==> flow/design.v <==
module cordicp(
  x,
  clk,
  rst,
  en,
  lookup,
  y,
  valid);
input [31:0] x;
input clk;
input en;
input rst;
input [2047:0] lookup;
wire [63:0] tab [31:0];
output reg [63:0] y;
output reg valid;
reg [63:0] x_reg;
reg [4:0] counter;
reg [1:0] state;
  parameter E_IDLE  = 2'd0;
  parameter E_CALC  = 2'd1;
always @ (posedge clk) begin
  if (rst == 1'b1) begin
    x_reg <= {16'h00, x, 16'h00};
    y <= 64'h0000_0001_0000_0000;  
    counter <= 4'b0;
    valid <= 1'b0;
    state <= E_IDLE;
  end else begin
  case (state)
    E_IDLE: begin
      x_reg <= {16'h00, x, 16'h00};
      valid <= 1'b0;
      if (en == 1'b1) begin
        state <= E_CALC;
        y <= 64'h0000_0001_0000_0000;  
      end
    end
    E_CALC: begin
      counter <= counter+1;
      if (x_reg > tab[counter]) begin
        x_reg <= x_reg - tab[counter];
        if (counter < 5'd16)
          y <= y << (5'd16 - counter);
        else
          y <= y + (y >> (counter - 5'd15));
      end
      if (counter == 5'd31) begin
        state <= E_IDLE;
        valid <= 1'b1;
      end
    end
  endcase
  end
end
genvar i;
generate
  for (i=0; i<32; i=i+1) begin : U
    assign tab[31-i] = lookup[(i*64+63):i*64];
  end
endgenerate
endmodule
module cordicn(
  x,
  clk,
  rst,
  en,
  lookup,
  y,
  valid);
input [31:0] x;
input clk;
input en;
input rst;
input [2047:0] lookup;
wire [63:0] tab [31:0];
output reg [63:0] y;
output reg valid;
reg [63:0] x_reg;
reg [4:0] counter;
reg [1:0] state;
  parameter E_IDLE  = 2'd0;
  parameter E_CALC  = 2'd1;
always @ (posedge clk) begin
  if (rst == 1'b1) begin
    x_reg <= {16'h00, x, 16'h00};
    y <= 64'h0000_0001_0000_0000;  
    counter <= 4'b0;
    valid <= 1'b0;
    state <= E_IDLE;
  end else begin
  case (state)
    E_IDLE: begin
      x_reg <= {16'h00, x, 16'h00};
      valid <= 1'b0;
      if (en == 1'b1) begin
        state <= E_CALC;
        y <= 64'h0000_0001_0000_0000;  
      end
    end
    E_CALC: begin
      counter <= counter+1;
      if (x_reg > tab[counter]) begin
        x_reg <= x_reg - tab[counter];
        if (counter < 5'd16)
          y <= y >> (5'd16 - counter);
        else
          y <= y - (y >> (counter - 5'd14));
      end
      if (counter == 5'd31) begin
        state <= E_IDLE;
        valid <= 1'b1;
      end 
    end
  endcase
  end
end
genvar i;
generate
  for (i=0; i<32; i=i+1) begin : U
    assign tab[31-i] = lookup[(i*64+63):i*64];
  end
endgenerate
endmodule
module top
(
  clk,
  rst,
  x,
  en,
  epx,
  sinhx,
  coshx,
  valid
);
input             clk;
input             rst;
input      [31:0] x;
input             en;
output reg [31:0] epx;
       reg [31:0] enx;
output reg [31:0] sinhx;
output reg [31:0] coshx;
output reg        valid;
wire [2047:0] lookupp;
wire [2047:0] lookupn;
wire   [31:0] w_sinhx;
wire   [31:0] w_coshx;
wire   [63:0] w_epx;
wire   [63:0] w_enx;
wire          w_valid;
wire          validp;
wire          validn;
cordicp epos (
  .x      (x),
  .clk    (clk),
  .rst    (rst),
  .en     (en),
  .lookup (lookupp),
  .y      (w_epx),
  .valid  (validp)
);
cordicn eneg (
  .x      (x),
  .clk    (clk),
  .rst    (rst),
  .en     (en),
  .lookup (lookupn),
  .y      (w_enx),
  .valid  (validn)
);
always @ (posedge clk) begin
  if (rst == 1'b1) begin
    epx   <= 32'b0;
    enx   <= 32'b0;
    sinhx <= 32'b0;
    coshx <= 32'b0;
    valid <=  1'b0;
  end else begin
  if (validp == 1'b1)
    epx <= w_epx[47:16];
  if (validn == 1'b1)
    enx <= w_enx[47:16];
  sinhx <= w_sinhx;
  coshx <= w_coshx;
  valid <= w_valid;
  end
end
assign w_sinhx = (w_epx [47:16] - w_enx [47:16]) >> 1;
assign w_coshx = (w_epx [47:16] + w_enx [47:16]) >> 1;
assign w_valid = validn & validp;
assign lookupp = { 
  64'h0000_000B_1721_7F7D,    
  64'h0000_000A_65AF_6785,    
  64'h0000_0009_B43D_4F8D,    
  64'h0000_0009_02CB_3795,    
  64'h0000_0008_5159_1F9D,    
  64'h0000_0007_9FE7_07A6,    
  64'h0000_0006_EE74_EFAE,    
  64'h0000_0006_3D02_D7B6,    
  64'h0000_0005_8B90_BFBE,    
  64'h0000_0004_DA1E_A7C6,    
  64'h0000_0004_28AC_8FCE,    
  64'h0000_0003_773A_77D7,    
  64'h0000_0002_C5C8_5FDF,   
  64'h0000_0002_1456_47E7,   
  64'h0000_0001_62E4_2FEF,   
  64'h0000_0000_B172_17F7,   
  64'h0000_0000_67CC_8FB2,   
  64'h0000_0000_391F_EF8F,   
  64'h0000_0000_1E27_076E,  
  64'h0000_0000_0F85_1860, 
  64'h0000_0000_07E0_A6C3, 
  64'h0000_0000_03F8_1516, 
  64'h0000_0000_01FE_02A6, 
  64'h0000_0000_00FF_8055, 
  64'h0000_0000_007F_E00A,
  64'h0000_0000_003F_F801,
  64'h0000_0000_001F_FE00,
  64'h0000_0000_000F_FF80,
  64'h0000_0000_0007_FFE0,
  64'h0000_0000_0003_FFF8,
  64'h0000_0000_0001_FFFE,
  64'h0000_0000_0000_FFFF
  };
assign lookupn = {
    64'h0000_000B_1721_7F7D,      
    64'h0000_000A_65AF_6785,      
    64'h0000_0009_B43D_4F8D,      
    64'h0000_0009_02CB_3795,      
    64'h0000_0008_5159_1F9D,      
    64'h0000_0007_9FE7_07A6,      
    64'h0000_0006_EE74_EFAE,      
    64'h0000_0006_3D02_D7B6,      
    64'h0000_0005_8B90_BFBE,      
    64'h0000_0004_DA1E_A7C6,      
    64'h0000_0004_28AC_8FCE,      
    64'h0000_0003_773A_77D7,      
    64'h0000_0002_C5C8_5FDF,     
    64'h0000_0002_1456_47E7,     
    64'h0000_0001_62E4_2FEF,     
    64'h0000_0000_B172_17F7, 
    64'h0000_0000_49A5_8844, 
    64'h0000_0000_222F_1D04, 
    64'h0000_0000_1085_98B5, 
    64'h0000_0000_0820_AEC4, 
    64'h0000_0000_0408_1596,
    64'h0000_0000_0202_02AE,
    64'h0000_0000_0100_8055,
    64'h0000_0000_0080_200A,
    64'h0000_0000_0040_0801,
    64'h0000_0000_0020_0200,
    64'h0000_0000_0010_0080,
    64'h0000_0000_0008_0020,
    64'h0000_0000_0004_0008,
    64'h0000_0000_0002_0002,
    64'h0000_0000_0001_0000,
    64'h0000_0000_0000_8000
    };
endmodule
Memo
Re: synthesis data of top

=== Tool chain data of top ===
Each step is given for the RTL above and for the edited RTL.
"original" refers to lines of the RTL above, "edited" to lines of the edited file.
"change" is "edited" less "original", of the values as shown; "relative change" is that difference over "original", in percent.
Cell names lack the library's common part.
A cell with n/a has no value.

* Top: top
* Clock input: clk
* Cell library: sky130hd
* Timing corner: tt_025C_1v80

=== The edit ===
The edit as a unified diff against the file above.
A script made this edit. It changes what the design does and was not meant as an optimisation.

<pre>
@@ -13,5 +13,5 @@
 input [2047:0] lookup;
 wire [63:0] tab [31:0];
-output reg [63:0] y;
+output reg [127:0] y;
 output reg valid;
 reg [63:0] x_reg;
</pre>

=== Elaborated design ===
Source: Yosys, flattened and elaborated, memories not mapped. Widths are those after wreduce. Registers that Yosys merges into a memory's read port (data or address) are not register bits. Print and check cells do not count. Equal cells are merged and count once.

{| class="wikitable"
|+ Word-level totals
! what !! original !! edited !! change !! relative change (%)
|-
| output and inout bits || 97 || 97 || 0 || 0.00
|-
| word-level cells || 161 || 162 || +1 || +0.62
|-
| bits of input ports || 35 || 35 || 0 || 0.00
|-
| register bits after elaboration || 367 || 431 || +64 || +17.44
|}

{| class="wikitable"
|+ Operators by class
! what !! original !! edited !! change !! relative change (%)
|-
| shift operators || 4 || 4 || 0 || 0.00
|-
| muxes and demuxes || 34 || 35 || +1 || +2.94
|-
| bitwise logic cells || 1 || 1 || 0 || 0.00
|-
| order comparisons || 4 || 4 || 0 || 0.00
|-
| equal/unequal tests || 72 || 72 || 0 || 0.00
|-
| $add $sub $neg || 12 || 12 || 0 || 0.00
|-
| reduce/logical cells || 18 || 18 || 0 || 0.00
|}

{| class="wikitable"
|+ Operators by type and width
! cell !! original !! edited !! change !! relative change (%)
|-
| 2-to-1 mux 128 bit || 0 || 3 || +3 || n/a
|-
| 2-to-1 mux 64 bit || 17 || 15 || -2 || -11.76
|-
| parallel mux 64 bit (select 2 bit) || 4 || 3 || -1 || -25.00
|-
| right shift 64 x 5 -> 64 bit || 3 || 2 || -1 || -33.33
|-
| adder 64 bit || 1 || 0 || -1 || -100.00
|-
| left shift 64 x 5 -> 64 bit || 1 || 0 || -1 || -100.00
|-
| adder 128 bit || 0 || 1 || +1 || n/a
|-
| parallel mux 128 bit (select 2 bit) || 0 || 1 || +1 || n/a
|-
| left shift 128 x 5 -> 128 bit || 0 || 1 || +1 || n/a
|-
| right shift 128 x 5 -> 128 bit || 0 || 1 || +1 || n/a
|-
| == test 5 bit with constant B || 32 || 32 || 0 || 0.00
|-
| == test 5 x 4 -> 1 bit with constant B || 16 || 16 || 0 || 0.00
|-
| == test 5 x 3 -> 1 bit with constant B || 8 || 8 || 0 || 0.00
|-
| AND reduction 2 bit || 6 || 6 || 0 || 0.00
|-
| == test 5 x 2 -> 1 bit with constant B || 4 || 4 || 0 || 0.00
|-
| != test 2 x 1 -> 1 bit with constant B || 4 || 4 || 0 || 0.00
|-
| AND reduction 3 bit || 4 || 4 || 0 || 0.00
|-
| 2-to-1 mux 2 bit || 3 || 3 || 0 || 0.00
|-
| subtractor 64 bit || 3 || 3 || 0 || 0.00
|-
| adder 5 x 1 -> 5 bit with constant B || 2 || 2 || 0 || 0.00
|-
| == test 2 x 1 -> 1 bit with constant B || 2 || 2 || 0 || 0.00
|-
| == test 5 x 1 -> 1 bit with constant B || 2 || 2 || 0 || 0.00
|-
| greater-than comparator 64 bit || 2 || 2 || 0 || 0.00
|-
| logical NOT 2 bit || 2 || 2 || 0 || 0.00
|-
| logical NOT 5 bit || 2 || 2 || 0 || 0.00
|-
| less-than comparator 5 bit with constant B || 2 || 2 || 0 || 0.00
|-
| 2-to-1 mux 1 bit || 2 || 2 || 0 || 0.00
|-
| 2-to-1 mux 48 bit || 2 || 2 || 0 || 0.00
|}

Not every row of either side is listed.

=== Logic depth ===
Yosys ltp: most cells in a row. Word level: on the elaborated netlist, between registers, memories and ports. Mapped: between sequential cells and ports; inverters and the memories' decode and read muxes count.

{| class="wikitable"
|+ Logic depth
! what !! original !! edited !! change !! relative change (%)
|-
| word-level depth || 12 || 12 || 0 || 0.00
|-
| ABC_AREA || 0 || 0 || n/a || n/a
|-
| gate-level depth with buffers || 35 || 37 || +2 || +5.71
|}

=== Netlist ===
Yosys stat after the flow's synthesis: flattened, memories mapped to cells. It holds for the ABC_AREA given above (unset counts as 0); a run with the other value may have another netlist.

{| class="wikitable"
|+ Cell types
! cell type !! original !! edited !! change !! relative change (%)
|-
| nor2_1 || 703 || 1137 || +434 || +61.74
|-
| o21ai_0 || 471 || 765 || +294 || +62.42
|-
| nand2_1 || 533 || 805 || +272 || +51.03
|-
| a21oi_1 || 515 || 706 || +191 || +37.09
|-
| mux2i_1 || 409 || 592 || +183 || +44.74
|-
| clkbuf_1 || 312 || 424 || +112 || +35.90
|-
| nand2b_1 || 82 || 165 || +83 || +101.22
|-
| ha_1 || 275 || 340 || +65 || +23.64
|-
| dfxtp_1 || 303 || 367 || +64 || +21.12
|-
| xnor2_1 || 162 || 212 || +50 || +30.86
|-
| a211oi_1 || 90 || 132 || +42 || +46.67
|-
| o211ai_1 || 56 || 96 || +40 || +71.43
|-
| buf_1 || 47 || 86 || +39 || +82.98
|-
| o21bai_1 || 52 || 89 || +37 || +71.15
|-
| a22oi_1 || 25 || 56 || +31 || +124.00
|-
| a31oi_1 || 45 || 74 || +29 || +64.44
|-
| nand4_1 || 71 || 97 || +26 || +36.62
|-
| nand3_1 || 100 || 123 || +23 || +23.00
|}

Not every row of either side is listed.

{| class="wikitable"
|+ Mapped netlist
! what !! original !! edited !! change !! relative change (%)
|-
| sequential part of the area (µm²) || 7987.7 || 9268.9 || +1281.2 || +16.04
|-
| mapped flip-flops || 367 || 431 || +64 || +17.44
|-
| mapped area (µm²) || 40448.8 || 54385.9 || +13937.1 || +34.46
|-
| mapped cells || 5545 || 7767 || +2222 || +40.07
|-
| buffers || 391 || 563 || +172 || +43.99
|}

By module: a second synthesis without flattening, with its own total; a netlist apart from the flattened one above.

{| class="wikitable"
|+ Unflattened totals
! what !! original !! edited !! change !! relative change (%)
|-
| cell total of the unflattened synthesis || 9032 || 11091 || +2059 || +22.80
|-
| area total of the unflattened synthesis (µm²) || 64997.3 || 78540.3 || +13543.0 || +20.84
|}

Each row is one instance without its submodules.

{| class="wikitable"
|+ Modules, original
! module !! cells !! instances !! area (µm²) !! sequential area (µm²)
|-
| cordicp || 4439 || 1 || 30802.0 || 3042.9
|-
| cordicn || 3793 || 1 || 27747.9 || 3042.9
|-
| top || 800 || 1 || 6447.4 || 1901.8
|}

{| class="wikitable"
|+ Modules, edited
! module !! cells !! instances !! area (µm²) !! sequential area (µm²)
|-
| cordicp || 6532 || 1 || 44530.2 || 4324.1
|-
| cordicn || 3793 || 1 || 27747.9 || 3042.9
|-
| top || 766 || 1 || 6262.3 || 1901.8
|}

=== Timing after synthesis ===
Source: OpenSTA report_checks on the synthesized netlist (no wires, ideal clock, input and output delay 20% of the period each), path of least setup slack; recovery checks are left aside. Register names are those of the netlist, which keeps one name where synthesis merged equal registers.

{| class="wikitable"
|+ Timing path after synthesis
! what !! original !! edited !! change !! relative change (%)
|-
| kind || register to register || register to register || n/a || n/a
|-
| start || register eneg.counter[0] || register epos.counter[0] || n/a || n/a
|-
| end || register eneg.y[56] || register epos.x_reg[16] || n/a || n/a
|-
| buffers on the path || 11 || 8 || -3 || -27.27
|-
| path delay (ns) || 7.857 || 7.397 || -0.460 || -5.85
|-
| period (ns) || 8.0 || 8.0 || 0.0 || 0.00
|-
| path slack (ns) || 0.143 || 0.603 || +0.460 || n/a
|-
| data arrival time (ns) || 7.735 || 6.919 || -0.816 || -10.55
|-
| stages on the path || 32 || 32 || 0 || 0.00
|-
| data required time (ns) || 7.878 || 7.522 || -0.356 || -4.52
|-
| time at the first pin (ns) || 0.000 || 0.000 || 0.000 || n/a
|-
| synthesis period reached (ns) || 7.857 || 7.397 || -0.460 || -5.85
|}

"path delay" is the arrival time less input delay plus setup time.
"stages on the path" counts driving pins, that of a launching flip-flop among them; a cell with two outputs on the path counts twice.
"synthesis period reached" is the clock period less the worst setup slack; recovery checks do not enter. This is arithmetic on one report: input and output delays are still those of the set period (20% each).
The rows between start and end are the longest chain of elaborated cells between them; the timing report does not say that the signal goes this way. Where chains are equally long, one stands for them.
Each line given opens the expression or statement behind the cell; cells for indexed reads and writes are added by Yosys, which also makes memories of some case tables.
A register here has more assigning lines than the two given.

On the way, after synthesis, original:
* Cell sequence: dfxtp_1 inv_1 buf_2 clkbuf_1 buf_2 buf_1 ha_1 buf_2 buf_1 and2_1 ha_1 clkbuf_1 a21oi_2 mux2i_1 buf_2 buf_2 clkbuf_1 a21oi_1 mux4_2 ha_1 clkbuf_1 nand2_1 nor3_1 and3b_1 a31oi_1 and4b_1 nor3_1 a22oi_1 a21boi_0 nor2_1 xnor2_1 a221o_1
* Length of the longest elaborated chain: 7
* Elaborated cells on any way between the ends: 47
* Those cells by class: add/sub: 3; compare: 2; eq/ne: 32; shift: 2; mux: 6; reduce/logical: 2

{| class="wikitable"
|+ Ends and longest elaborated chain, after synthesis, original
! what !! line !! source
|-
| start: declaration || 80 || <nowiki>reg [4:0] counter;</nowiki>
|-
| start: assignment || 88 || <nowiki>counter <= 4'b0;</nowiki>
|-
| start: assignment || 102 || <nowiki>counter <= counter+1;</nowiki>
|-
| == test 5 bit || 103 || <nowiki>if (x_reg > tab[counter]) begin</nowiki>
|-
| parallel mux 64 bit (select 32 bit) || 103 ||
|-
| 2-to-1 mux 64 bit || 92 || <nowiki>case (state)</nowiki>
|-
| 2-to-1 mux 64 bit || 85 || <nowiki>if (rst == 1'b1) begin</nowiki>
|-
| greater-than comparator 64 bit || 103 ||
|-
| 2-to-1 mux 64 bit || 103 ||
|-
| parallel mux 64 bit (select 2 bit) || 92 ||
|-
| end: assignment || 106 || <nowiki>y <= y >> (5'd16 - counter);</nowiki>
|-
| end: assignment || 108 || <nowiki>y <= y - (y >> (counter - 5'd14));</nowiki>
|-
| end: declaration || 77 || <nowiki>output reg [63:0] y;</nowiki>
|}

edited: Only ways into the end's enable, where the timed path ends, are counted here.

On the way, after synthesis, edited:
* Cell sequence: dfxtp_1 buf_2 clkinv_1 clkbuf_1 clkbuf_1 clkbuf_1 ha_1 clkbuf_1 or2_2 clkbuf_1 nor2_1 nor2_1 a21oi_1 nor3_1 or2_2 or2_2 nand2b_1 or4_1 ha_1 inv_1 fa_1 a21oi_1 o21ai_2 a2111oi_4 o31ai_4 a221oi_4 a2111oi_4 o21bai_2 a21bo_1 buf_2 buf_2 nand2_1
* Length of the longest elaborated chain: 7
* Elaborated cells on any way between the ends: 38
* Those cells by class: compare: 1; eq/ne: 32; mux: 3; reduce/logical: 2

{| class="wikitable"
|+ Ends and longest elaborated chain, after synthesis, edited
! what !! line !! source
|-
| start: declaration || 18 || <nowiki>reg [4:0] counter;</nowiki>
|-
| start: assignment || 26 || <nowiki>counter <= 4'b0;</nowiki>
|-
| start: assignment || 40 || <nowiki>counter <= counter+1;</nowiki>
|-
| == test 5 bit || 41 || <nowiki>if (x_reg > tab[counter]) begin</nowiki>
|-
| parallel mux 64 bit (select 32 bit) || 41 ||
|-
| 2-to-1 mux 64 bit || 30 || <nowiki>case (state)</nowiki>
|-
| 2-to-1 mux 64 bit || 23 || <nowiki>if (rst == 1'b1) begin</nowiki>
|-
| greater-than comparator 64 bit || 41 ||
|-
| != test 3 x 2 -> 1 bit || n/a ||
|-
| AND reduction 2 bit || n/a ||
|-
| end: assignment || 32 || <nowiki>x_reg <= {16'h00, x, 16'h00};</nowiki>
|-
| end: assignment || 42 || <nowiki>x_reg <= x_reg - tab[counter];</nowiki>
|-
| end: declaration || 17 || <nowiki>reg [63:0] x_reg;</nowiki>
|}

=== Worst path after layout ===
Path of least setup slack in the final report of each run of set A (OpenROAD, finished layout, wires in). Where an end is a register, its clock arrival counts in the times.

{| class="wikitable"
|+ Timing path post-layout
! what !! original !! edited !! change !! relative change (%)
|-
| kind || register to register || register to register || n/a || n/a
|-
| start || register epos.counter[1] || register epos.counter[2] || n/a || n/a
|-
| end || register epos.y[49] || register epos.y[125] || n/a || n/a
|-
| time at the first pin (ns) || 0.63 || 0.68 || +0.05 || +7.94
|-
| data required time (ns) || 8.23 || 8.21 || -0.02 || -0.24
|-
| path slack (ns) || 0.42 || 0.27 || -0.15 || n/a
|-
| buffers on the path || 0 || 3 || +3 || n/a
|-
| data arrival time (ns) || 7.81 || 7.94 || +0.13 || +1.66
|-
| stages on the path || 26 || 24 || -2 || -7.69
|-
| period (ns) || 7.66 || 7.66 || 0.00 || 0.00
|}

The rows between start and end are the longest chain of elaborated cells between them; the timing report does not say that the signal goes this way. Where chains are equally long, one stands for them.
A register here has more assigning lines than the two given.

On the way, post-layout, original:
* Cell sequence: dfxtp_1 ha_1 inv_1 nor2_1 ha_1 a41o_1 a31o_2 a31o_2 a31oi_1 nand3_1 nor3b_1 inv_1 o21ai_0 nor4_1 ha_1 and3_1 and3_1 and4_1 nor2b_1 o2111ai_1 nand2_1 o21ai_2 nand3_1 a211oi_1 a21oi_1 nand3_1
* Length of the longest elaborated chain: 7
* Elaborated cells on any way between the ends: 47
* Those cells by class: add/sub: 3; compare: 2; eq/ne: 32; shift: 2; mux: 6; reduce/logical: 2

{| class="wikitable"
|+ Ends and longest elaborated chain, post-layout, original
! what !! line !! source
|-
| start: declaration || 18 || <nowiki>reg [4:0] counter;</nowiki>
|-
| start: assignment || 26 || <nowiki>counter <= 4'b0;</nowiki>
|-
| start: assignment || 40 || <nowiki>counter <= counter+1;</nowiki>
|-
| == test 5 bit || 41 || <nowiki>if (x_reg > tab[counter]) begin</nowiki>
|-
| parallel mux 64 bit (select 32 bit) || 41 ||
|-
| 2-to-1 mux 64 bit || 30 || <nowiki>case (state)</nowiki>
|-
| 2-to-1 mux 64 bit || 23 || <nowiki>if (rst == 1'b1) begin</nowiki>
|-
| greater-than comparator 64 bit || 41 ||
|-
| 2-to-1 mux 64 bit || 41 ||
|-
| parallel mux 64 bit (select 2 bit) || 30 ||
|-
| end: assignment || 44 || <nowiki>y <= y << (5'd16 - counter);</nowiki>
|-
| end: assignment || 46 || <nowiki>y <= y + (y >> (counter - 5'd15));</nowiki>
|-
| end: declaration || 15 || <nowiki>output reg [63:0] y;</nowiki>
|}

On the way, post-layout, edited:
* Cell sequence: dfxtp_1 inv_1 nor2_1 or2_4 buf_12 buf_4 nor2_1 nor2_1 mux2i_1 mux2i_1 ha_1 a21oi_1 o21bai_1 a221o_1 a21oi_1 a21boi_1 o211ai_1 a211o_1 a31oi_1 buf_4 a221o_1 a211oi_1 xor2_1 o22ai_1
* Length of the longest elaborated chain: 7
* Elaborated cells on any way between the ends: 47
* Those cells by class: add/sub: 3; compare: 2; eq/ne: 32; shift: 2; mux: 6; reduce/logical: 2

{| class="wikitable"
|+ Ends and longest elaborated chain, post-layout, edited
! what !! line !! source
|-
| start: declaration || 18 || <nowiki>reg [4:0] counter;</nowiki>
|-
| start: assignment || 26 || <nowiki>counter <= 4'b0;</nowiki>
|-
| start: assignment || 40 || <nowiki>counter <= counter+1;</nowiki>
|-
| == test 5 bit || 41 || <nowiki>if (x_reg > tab[counter]) begin</nowiki>
|-
| parallel mux 64 bit (select 32 bit) || 41 ||
|-
| 2-to-1 mux 64 bit || 30 || <nowiki>case (state)</nowiki>
|-
| 2-to-1 mux 64 bit || 23 || <nowiki>if (rst == 1'b1) begin</nowiki>
|-
| greater-than comparator 64 bit || 41 ||
|-
| 2-to-1 mux 128 bit || 41 ||
|-
| parallel mux 128 bit (select 2 bit) || 30 ||
|-
| end: assignment || 44 || <nowiki>y <= y << (5'd16 - counter);</nowiki>
|-
| end: assignment || 46 || <nowiki>y <= y + (y >> (counter - 5'd15));</nowiki>
|-
| end: declaration || 15 || <nowiki>output reg [127:0] y;</nowiki>
|}

=== Layout results ===
Both versions went through the flow (Yosys, OpenROAD) with the same settings in each pair. Constraints: input delay and output delay 20% of the set period each, output load 0.01 pF.

Flow settings, set A:
* CORE_UTILIZATION: 40
* PLACE_DENSITY: 0.6
* period_ns: 7.66
* CAP_MARGIN: 20
* CORE_MARGIN: 2
* SLEW_MARGIN: 20

{| class="wikitable"
|+ Final reports, set A
! what !! original !! edited !! change !! relative change (%)
|-
| die outline area (µm²) || 103681.0 || 138931.0 || +35250.0 || +34.00
|-
| achieved clock period (ns) || 7.237 || 7.389 || +0.152 || +2.10
|-
| power (mW) || 10.486 || 13.623 || +3.137 || +29.92
|-
| setup slack of the critical path (ns) || 0.423 || 0.271 || -0.152 || n/a
|-
| total negative slack (ns) || 0.000 || 0.000 || 0.000 || n/a
|-
| synthesis area (µm²) || 40448.8 || 54385.9 || +13937.1 || +34.46
|-
| smallest hold slack (ns) || 0.460 || 0.457 || -0.003 || n/a
|-
| standard-cell area after routing (µm²) || 44696.6 || 59764.8 || +15068.2 || +33.71
|}

Flow settings, set B:
* CORE_ASPECT_RATIO: 1.48
* CORE_MARGIN: 6
* CORE_UTILIZATION: 63
* CTS_CLUSTER_DIAMETER: 379
* CTS_CLUSTER_SIZE: 53
* SLEW_MARGIN: 5
* period_ns: 6.84
* CAP_MARGIN: 20

{| class="wikitable"
|+ Final reports, set B
! what !! original !! edited !! change !! relative change (%)
|-
| die outline area (µm²) || 70545.8 || 93658.6 || +23112.8 || +32.76
|-
| achieved clock period (ns) || 6.636 || 6.819 || +0.183 || +2.76
|-
| power (mW) || 10.272 || 13.541 || +3.269 || +31.82
|-
| setup slack of the critical path (ns) || 0.204 || 0.021 || -0.183 || n/a
|-
| total negative slack (ns) || 0.000 || 0.000 || 0.000 || n/a
|-
| synthesis area (µm²) || 40448.8 || 54385.9 || +13937.1 || +34.46
|-
| smallest hold slack (ns) || 0.480 || 0.491 || +0.011 || n/a
|-
| standard-cell area after routing (µm²) || 43163.9 || 58319.7 || +15155.8 || +35.11
|}

"achieved clock period" is the run's clock period less its worst setup slack. It is reckoned from that one timing run; input and output delays stay at 20% of the period that was set.
By "power" is meant OpenSTA's value without simulated activity: inputs other than the clock are taken to toggle once in ten clock periods, and the tool carries that through the logic.
